==> flow/design.v <==
module yuv_to_rgb (
input            clk             ,  
input            rst_n           ,  
input            start_conversion,  
input      [7:0] y               , 
input      [7:0] u               ,
input      [7:0] v               ,
output reg [7:0] r               , 
output reg [7:0] g               , 
output reg [7:0] b               ,
output reg       pixel_ready        
);
parameter signed [15:0] C_1_402 = 16'h059C;   
parameter signed [15:0] C_0_344 = 16'h0160;   
parameter signed [15:0] C_0_714 = 16'h02DB;   
parameter signed [15:0] C_1_772 = 16'h0716;   
wire signed [15:0] y_s;
wire signed [15:0] u_s;
wire signed [15:0] v_s;
wire signed [31:0] r_temp;
wire signed [31:0] g_temp;
wire signed [31:0] b_temp;
assign y_s = y;
assign u_s = u - 128;   
assign v_s = v - 128;   
assign r_temp = y_s + ((v_s * C_1_402) >>> 10);
assign g_temp = y_s - ((u_s * C_0_344) >>> 10) - ((v_s * C_0_714) >>> 10);
assign b_temp = y_s + ((u_s * C_1_772) >>> 10);
always @(posedge clk or negedge rst_n)	
	if (~rst_n)	            r <= 8'h00; else
	if (start_conversion) begin	
		if (r_temp < 0)	    r <= 8'h00; else
		if (r_temp > 255) 	r <= 8'hFF; else
											    r <= r_temp[7:0];
	end
always @(posedge clk or negedge rst_n)	
	if (~rst_n)	            g <= 8'h00; else
	if (start_conversion) begin	
		if (g_temp < 0)	    g <= 8'h00; else
		if (g_temp > 255) 	g <= 8'hFF; else
											    g <= g_temp[7:0];
	end
always @(posedge clk or negedge rst_n)	
	if (~rst_n)	            b <= 8'h00; else
	if (start_conversion) begin	
		if (b_temp < 0)	    b <= 8'h00; else
		if (b_temp > 255) 	b <= 8'hFF; else
											    b <= b_temp[7:0];
	end
always @(posedge clk or negedge rst_n)
	if (~rst_n)     	        pixel_ready <= 1'b0; else
	if (pixel_ready)          pixel_ready <= 1'b0; else
	if (start_conversion)	    pixel_ready <= 1'b1;
endmodule
module yuv422_to_rgb (
input             pclk               ,  
input             presetn            ,  
input      [31:0] paddr              ,  
input      [31:0] pwdata             ,  
output reg [31:0] prdata             ,  
input         	  pwrite             ,  
input         	  psel               ,  
input         	  penable            , 
output            pslverr            ,  
output            pready             ,  
output reg        irq                ,  
output reg [95:0] rgb_out               
);
localparam IDLE    = 3'd0;
localparam LOAD    = 3'd1;
localparam CONVERT = 3'd2;
reg  [7:0] yuv_mem [0:7];     
reg  [7:0] y0;                
reg  [7:0] u0;                
reg  [7:0] y1;                
reg  [7:0] v0;                
reg  [7:0] y2;                
reg  [7:0] u1;                
reg  [7:0] y3;                
reg  [7:0] v1;                
wire [7:0] r0;                
wire [7:0] g0;                
wire [7:0] b0;                
wire [7:0] r1;                
wire [7:0] g1;                
wire [7:0] b1;                
wire [7:0] r2;                
wire [7:0] g2;                
wire [7:0] b2;                
wire [7:0] r3;                
wire [7:0] g3;                
wire [7:0] b3;                
reg        cnt_writes;        
reg  [2:0] state;             
reg        start_conversion;  
wire [3:0] result_ready;      
yuv_to_rgb conv0 (.clk(pclk), .rst_n(presetn), .start_conversion(start_conversion), .y(y0), .u(u0), .v(v0), .r(r0), .g(g0), .b(b0), .pixel_ready(result_ready[0]));
yuv_to_rgb conv1 (.clk(pclk), .rst_n(presetn), .start_conversion(start_conversion), .y(y1), .u(u0), .v(v0), .r(r1), .g(g1), .b(b1), .pixel_ready(result_ready[1]));
yuv_to_rgb conv2 (.clk(pclk), .rst_n(presetn), .start_conversion(start_conversion), .y(y2), .u(u1), .v(v1), .r(r2), .g(g2), .b(b2), .pixel_ready(result_ready[2]));
yuv_to_rgb conv3 (.clk(pclk), .rst_n(presetn), .start_conversion(start_conversion), .y(y3), .u(u1), .v(v1), .r(r3), .g(g3), .b(b3), .pixel_ready(result_ready[3]));
assign pready  = 1'b1;
assign pslverr = 1'b0;
always @(posedge pclk or negedge presetn)
	if (~presetn)	prdata <= 32'd0; else
	if (psel & ~penable & ~pwrite)	
		case(paddr[7:0])
			8'h20: prdata <= (state == IDLE) ? {32'hFFFFFFFF} : {32'd0};
			8'h30: prdata <= {rgb_out[95:72], 8'd0};   
			8'h34: prdata <= {rgb_out[71:48], 8'd0};   
			8'h38: prdata <= {rgb_out[47:24], 8'd0};   
			8'h3c: prdata <= {rgb_out[23:0], 8'd0};   
		endcase           
always @(posedge pclk or negedge presetn)
	if (~presetn)	                        cnt_writes <= 'd0; else
	if (psel & penable & pready & pwrite)	cnt_writes <= cnt_writes + 'd1;
always @(posedge pclk or negedge presetn)
	if (~presetn)	                                     start_conversion <= 1'b0; else
	if (start_conversion)                              start_conversion <= 1'b0; else
	if (psel & penable & pready & pwrite & cnt_writes) start_conversion <= 1'b1;
always @(posedge pclk or negedge presetn)
	if (~presetn)      	irq <= 1'b0; else
	if (irq)					  irq <= 1'b0; else
	if (&result_ready)	irq <= 1'b1;
always @(posedge pclk or negedge presetn)
	if (~presetn)	                                                  state <= IDLE; else
	case(state)
		IDLE    : if (psel & ~penable & pwrite)                       state <= LOAD;     
		LOAD    : if (psel & penable & pready & pwrite & cnt_writes)  state <= CONVERT;  
		CONVERT : if (&result_ready)                                  state <= IDLE;     
	endcase
always @(posedge pclk or negedge presetn)
	if (~presetn) begin	yuv_mem[0] <= 8'd0;
	                    yuv_mem[1] <= 8'd0;
	                    yuv_mem[2] <= 8'd0;
	                    yuv_mem[3] <= 8'd0;
	                    yuv_mem[4] <= 8'd0;
	                    yuv_mem[5] <= 8'd0;
	                    yuv_mem[6] <= 8'd0;
	                    yuv_mem[7] <= 8'd0; end else
	if (psel & pwrite & ~penable) 
		case (paddr[7:0])                               
      8'h10: begin yuv_mem[0] <= pwdata[7:0];           
									 yuv_mem[1] <= pwdata[15:8];          
									 yuv_mem[2] <= pwdata[23:16];         
									 yuv_mem[3] <= pwdata[31:24]; end     
      8'h14: begin yuv_mem[4] <= pwdata[7:0];           
                   yuv_mem[5] <= pwdata[15:8];          
                   yuv_mem[6] <= pwdata[23:16];         
                   yuv_mem[7] <= pwdata[31:24]; end     
    endcase
always @(posedge pclk or negedge presetn)
	if (~presetn)	            rgb_out <= 96'd0; else
	if (&result_ready)	      rgb_out <= {r0, g0, b0, r1, g1, b1, r2, g2, b2, r3, g3, b3};  
always @(posedge pclk or negedge presetn)
	if (~presetn)	                    y0 <= 'd0; else
	if ((state == LOAD) & cnt_writes) y0 <= yuv_mem[0];
always @(posedge pclk or negedge presetn)
	if (~presetn)	                    u0 <= 'd0; else
	if ((state == LOAD) & cnt_writes) u0 <= yuv_mem[1];
always @(posedge pclk or negedge presetn)
	if (~presetn)	                    y1 <= 'd0; else
	if ((state == LOAD) & cnt_writes) y1 <= yuv_mem[2];
always @(posedge pclk or negedge presetn)
	if (~presetn)	                    v0 <= 'd0; else
	if ((state == LOAD) & cnt_writes) v0 <= yuv_mem[3];
always @(posedge pclk or negedge presetn)
	if (~presetn)	                    y2 <= 'd0; else
	if ((state == LOAD) & cnt_writes) y2 <= yuv_mem[4];
always @(posedge pclk or negedge presetn)
	if (~presetn)	                    u1 <= 'd0; else
	if ((state == LOAD) & cnt_writes) u1 <= yuv_mem[5];
always @(posedge pclk or negedge presetn)
	if (~presetn)	                    y3 <= 'd0; else
	if ((state == LOAD) & cnt_writes) y3 <= yuv_mem[6];
always @(posedge pclk or negedge presetn)
	if (~presetn)	                    v1 <= 'd0; else
	if ((state == LOAD) & cnt_writes) v1 <= yuv_mem[7];
endmodule
# Step by step through the tools: yuv422_to_rgb
# What the tools print for yuv422_to_rgb, step after step.
# Lines are those of the file above, counted from 1.
# The mark - stands for no value.
# design
top_module,yuv422_to_rgb
clock_port,pclk
library,sky130hd
corner,tt_025C_1v80

# After elaboration
# Yosys after proc, flatten, opt, wreduce and memory -nomap, before mapping. Print and check cells are not counted. Equal cells are merged and count once.
# bits
out_inout_bits,131
regBits,362
in_bits,69
elab_cells,161
# classes
addsub,21
n_mux,39
n_mul,8
bitwise,11
cmp,24
n_reduce_logical,8
equal,12
# op_table
cell,count
multiplier 9 x 11 -> 20 bit with constant B,4
less-than comparator 32 x 1 -> 1 bit with constant B,12
> comparator 32 x 9 -> 1 bit with constant B,12
multiplier 9 x 10 -> 19 bit with constant B,2
2-to-1 mux 8 bit,24
case mux 32 bit (select 5 bit),1
multiplier 9 x 5 -> 14 bit with constant B,2
adder 9 x 11 -> 12 bit,8
subtractor 10 x 10 -> 11 bit,4
== test 8 x 6 -> 1 bit with constant B,5
subtractor 9 x 9 -> 10 bit,4
subtractor 8 x 8 -> 9 bit with constant B,4
2-to-1 mux 32 bit,1
== test 8 x 5 -> 1 bit with constant B,2
AND 1 bit,9
case mux 3 bit (select 3 bit),1
2-to-1 mux 3 bit,3
2-to-1 mux 1 bit,9
AND reduction 4 bit,2
!= test 2 bit with constant B,3
AND reduction 2 bit,3
nonzero test 5 bit,1
== test 3 x 1 -> 1 bit with constant B,1
== test 3 x 2 -> 1 bit with constant B,1
logical NOT 3 bit,1
nonzero test 3 bit,1
inverter 1 bit,2
adder 1 bit with constant B,1

# Depth
# Depth = most cells in a row (Yosys ltp): at word level without a register or memory, in the mapped netlist without a sequential cell, where the memories' decode and read muxes count.
# logic_depth
ltp_word,7
abc_area,0
depth_mapped,31
mapped_depth_nobuf,30

# Netlist
# Source: synth_stat.txt of the flow (Yosys; design flattened, memories mapped). It holds for the ABC_AREA given above (unset counts as 0); a run with the other value may have another netlist.
# Totals and module areas in this step are rounded.
# by_type
cell,count,type_area_um2
sky130_fd_sc_hd__dfrtp_1,354,8.86E+03
sky130_fd_sc_hd__ha_1,462,5.78E+03
sky130_fd_sc_hd__fa_1,154,3.08E+03
sky130_fd_sc_hd__mux2_2,217,2.44E+03
sky130_fd_sc_hd__inv_1,404,1.52E+03
sky130_fd_sc_hd__xnor2_1,90,788.256
sky130_fd_sc_hd__xor2_1,63,551.779
sky130_fd_sc_hd__nor2_1,145,544.272
sky130_fd_sc_hd__mux4_2,24,540.518
sky130_fd_sc_hd__a21oi_1,96,480.461
sky130_fd_sc_hd__a21o_1,62,465.446
sky130_fd_sc_hd__o21ai_0,88,440.422
sky130_fd_sc_hd__nand2_1,94,352.838
sky130_fd_sc_hd__o221a_2,24,270.259
sky130_fd_sc_hd__nor2b_1,32,200.192
sky130_fd_sc_hd__a22oi_1,25,187.68
sky130_fd_sc_hd__clkbuf_1,49,183.926
sky130_fd_sc_hd__nor3_1,36,180.173
# Not listed: further types 76, cells in them 346.
# synth_totals
mapped_area_um2,29600
stdcells,2765
ff_cells,355
n_buf,70
sequential_area_um2,8880
# By module: a second synthesis without flattening, with its own total; a netlist apart from the flattened one above.
# hier_totals
cells_unflattened,4103
area_unflattened_um2,42100
# Each row is one instance without its submodules.
# by_module
mod,n_inst,seq_area_um2,cells,area_um2
yuv_to_rgb,4,626,862,7910
yuv422_to_rgb,1,6380,655,10500

# Worst setup path after synthesis
# Path of least setup slack by OpenSTA after synthesis, without wires, with an ideal clock, recovery checks aside; 20% of the period is set as input and as output delay. Where synthesis merged equal registers, the netlist keeps one of their names.
# synth_timing
path_type,register to register
start,register v1[7]
end,register conv2.g[0]
period_ns,9.0
launch_ns,0.000
n_path_buf,1
setup_time_ns,0.123
arrival_ns,7.139
required_ns,8.877
driving_pins,29
delay_ns,7.262
path_slack_ns,1.739
period_less_setup_slack_ns,7.261
# "delay_ns" = arrival - input delay + setup time.
# "driving_pins": output pins that drive a net of the path, with the launching flip-flop's if there is one; two outputs of one cell count as two.
# "period_less_setup_slack_ns" = period - worst setup slack (recovery checks aside). The figure is calculated, with input and output delays left at 20% of the set period.
# The rows between start and end are the longest chain of elaborated cells between them; the timing report does not say that the signal goes this way. Where chains are equally long, one stands for them.
# Each line given opens the expression or statement behind the cell; cells for indexed reads and writes are added by Yosys, which also makes memories of some case tables.
# At most two assigning lines are given for a register; there are more.
# synth_via
cell_sequence,sky130_fd_sc_hd__dfrtp_1 > sky130_fd_sc_hd__clkbuf_1 > sky130_fd_sc_hd__inv_1 > sky130_fd_sc_hd__ha_1 > sky130_fd_sc_hd__inv_1 > sky130_fd_sc_hd__ha_1 > sky130_fd_sc_hd__inv_1 > sky130_fd_sc_hd__fa_1 > sky130_fd_sc_hd__inv_1 > sky130_fd_sc_hd__fa_1 > sky130_fd_sc_hd__inv_1 > sky130_fd_sc_hd__fa_1 > sky130_fd_sc_hd__inv_1 > sky130_fd_sc_hd__ha_1 > sky130_fd_sc_hd__a21o_1 > sky130_fd_sc_hd__a31o_1 > sky130_fd_sc_hd__a41o_1 > sky130_fd_sc_hd__o41a_1 > sky130_fd_sc_hd__xor2_1 > sky130_fd_sc_hd__fa_1 > sky130_fd_sc_hd__inv_1 > sky130_fd_sc_hd__ha_1 > sky130_fd_sc_hd__or2_2 > sky130_fd_sc_hd__a21oi_1 > sky130_fd_sc_hd__a21oi_1 > sky130_fd_sc_hd__or2_2 > sky130_fd_sc_hd__a21oi_1 > sky130_fd_sc_hd__o211ai_1 > sky130_fd_sc_hd__o221a_2
elab_chain_cells,6
cells_between,7
lines_between,4
cone_classes,add/sub: 2; mul: 1; compare: 2; mux: 2
# synth_rtl
element,line,text
"start, declared",80,reg  [7:0] v1;
"start, assigned",176,if (~presetn) v1 <= 'd0; else
"start, assigned",177,if ((state == LOAD) & cnt_writes) v1 <= yuv_mem[7];
subtractor 8 x 8 -> 9 bit,25,assign v_s = v - 128;
multiplier 9 x 11 -> 20 bit,27,assign g_temp = y_s - ((u_s * C_0_344) >>> 10) - ((v_s * C_0_714) >>> 10);
subtractor 10 x 10 -> 11 bit,27,
> comparator 32 x 9 -> 1 bit,40,if (g_temp > 255) g <= 8'hFF; else
2-to-1 mux 8 bit,40,
2-to-1 mux 8 bit,39,if (g_temp < 0) g <= 8'h00; else
"end, assigned",39,
"end, assigned",41,g <= g_temp[7:0];
"end, declared",9,"output reg [7:0] g               ,"

# Worst path after layout
# From the final timing report of run 1: the path of least setup slack in the routed layout; clock arrival at registers is part of the times.
# layout_timing
path_type,register to register
start,register v0[2]
end,register conv0.g[6]
period_ns,6.3
path_slack_ns,-0.49
n_path_buf,1
driving_pins,26
arrival_ns,7.25
required_ns,6.76
launch_ns,0.57
setup_time_ns,0.11
# The rows between start and end are the longest chain of elaborated cells between them; the timing report does not say that the signal goes this way. Where chains are equally long, one stands for them.
# At most two assigning lines are given for a register; there are more.
# layout_via
cell_sequence,sky130_fd_sc_hd__dfrtp_2 > sky130_fd_sc_hd__ha_4 > sky130_fd_sc_hd__fa_2 > sky130_fd_sc_hd__ha_4 > sky130_fd_sc_hd__fa_1 > sky130_fd_sc_hd__ha_1 > sky130_fd_sc_hd__ha_1 > sky130_fd_sc_hd__and4bb_1 > sky130_fd_sc_hd__a31o_1 > sky130_fd_sc_hd__a21o_1 > sky130_fd_sc_hd__a21o_1 > sky130_fd_sc_hd__a31o_1 > sky130_fd_sc_hd__a41o_1 > sky130_fd_sc_hd__o41a_1 > sky130_fd_sc_hd__a21oi_4 > sky130_fd_sc_hd__xor2_2 > sky130_fd_sc_hd__buf_4 > sky130_fd_sc_hd__fa_1 > sky130_fd_sc_hd__inv_2 > sky130_fd_sc_hd__ha_4 > sky130_fd_sc_hd__or4_4 > sky130_fd_sc_hd__o21ai_2 > sky130_fd_sc_hd__xor2_1 > sky130_fd_sc_hd__and3_4 > sky130_fd_sc_hd__o21ai_4 > sky130_fd_sc_hd__o221a_2
elab_chain_cells,6
cells_between,7
lines_between,4
cone_classes,add/sub: 2; mul: 1; compare: 2; mux: 2
# layout_rtl
element,line,text
"start, declared",76,reg  [7:0] v0;
"start, assigned",164,if (~presetn) v0 <= 'd0; else
"start, assigned",165,if ((state == LOAD) & cnt_writes) v0 <= yuv_mem[3];
subtractor 8 x 8 -> 9 bit,25,assign v_s = v - 128;
multiplier 9 x 11 -> 20 bit,27,assign g_temp = y_s - ((u_s * C_0_344) >>> 10) - ((v_s * C_0_714) >>> 10);
subtractor 10 x 10 -> 11 bit,27,
> comparator 32 x 9 -> 1 bit,40,if (g_temp > 255) g <= 8'hFF; else
2-to-1 mux 8 bit,40,
2-to-1 mux 8 bit,39,if (g_temp < 0) g <= 8'h00; else
"end, assigned",39,
"end, assigned",41,g <= g_temp[7:0];
"end, declared",9,"output reg [7:0] g               ,"

# Measured data: module yuv422_to_rgb, platform sky130hd, 2 stored runs of the flow under differing settings, order arbitrary. Input and output delays are each 20% of the period that was set; the output load is 0.01 pF.
# "achievedPeriod_ns" means the clock period less the worst setup slack. The figure is calculated, with input and output delays left at 20% of the set period.
# "worst_setup_path_time_ns" = time allowed to the worst setup path (clock period - input delay - output delay, where it has them) - its slack; a late launch clock adds to it, a late capture clock takes from it.
# Measured values are rounded.
# A setting shown as -- is not set for that run.
run,CAP_MARGIN,CORE_ASPECT_RATIO,CORE_MARGIN,CORE_UTILIZATION,CTS_CLUSTER_DIAMETER,GPL_ROUTABILITY_DRIVEN,SETUP_SLACK_MARGIN,SLEW_MARGIN,period_ns,ABC_AREA,CELL_PAD_IN_SITES_DETAIL_PLACEMENT,CELL_PAD_IN_SITES_GLOBAL_PLACEMENT,GPL_TIMING_DRIVEN,MIN_ROUTING_LAYER,PLACE_DENSITY_LB_ADDON,TNS_END_PERCENT,post_synth_area_um2,design_die_area_um2,final_stdcell_area_um2,utilization_pct,fin_ws_ns,timing.setup.tns_ns,timing.hold.ws_ns,achievedPeriod_ns,worst_setup_path_time_ns,critical_path_type
run 1,35,0.94,8,46,48,0,0.36,20,6.3,--,--,--,--,--,--,--,29600,72800,38800,60.7,-0.491,-15.4,0.425,6.791,6.79,register to register
run 2,20,0.9,5,47,--,--,0.19,20,13.6,1,0,1,0,met2,0.26,90,31000,71100,35400,54.1,4.87,0.000,0.421,8.734,8.73,register to register
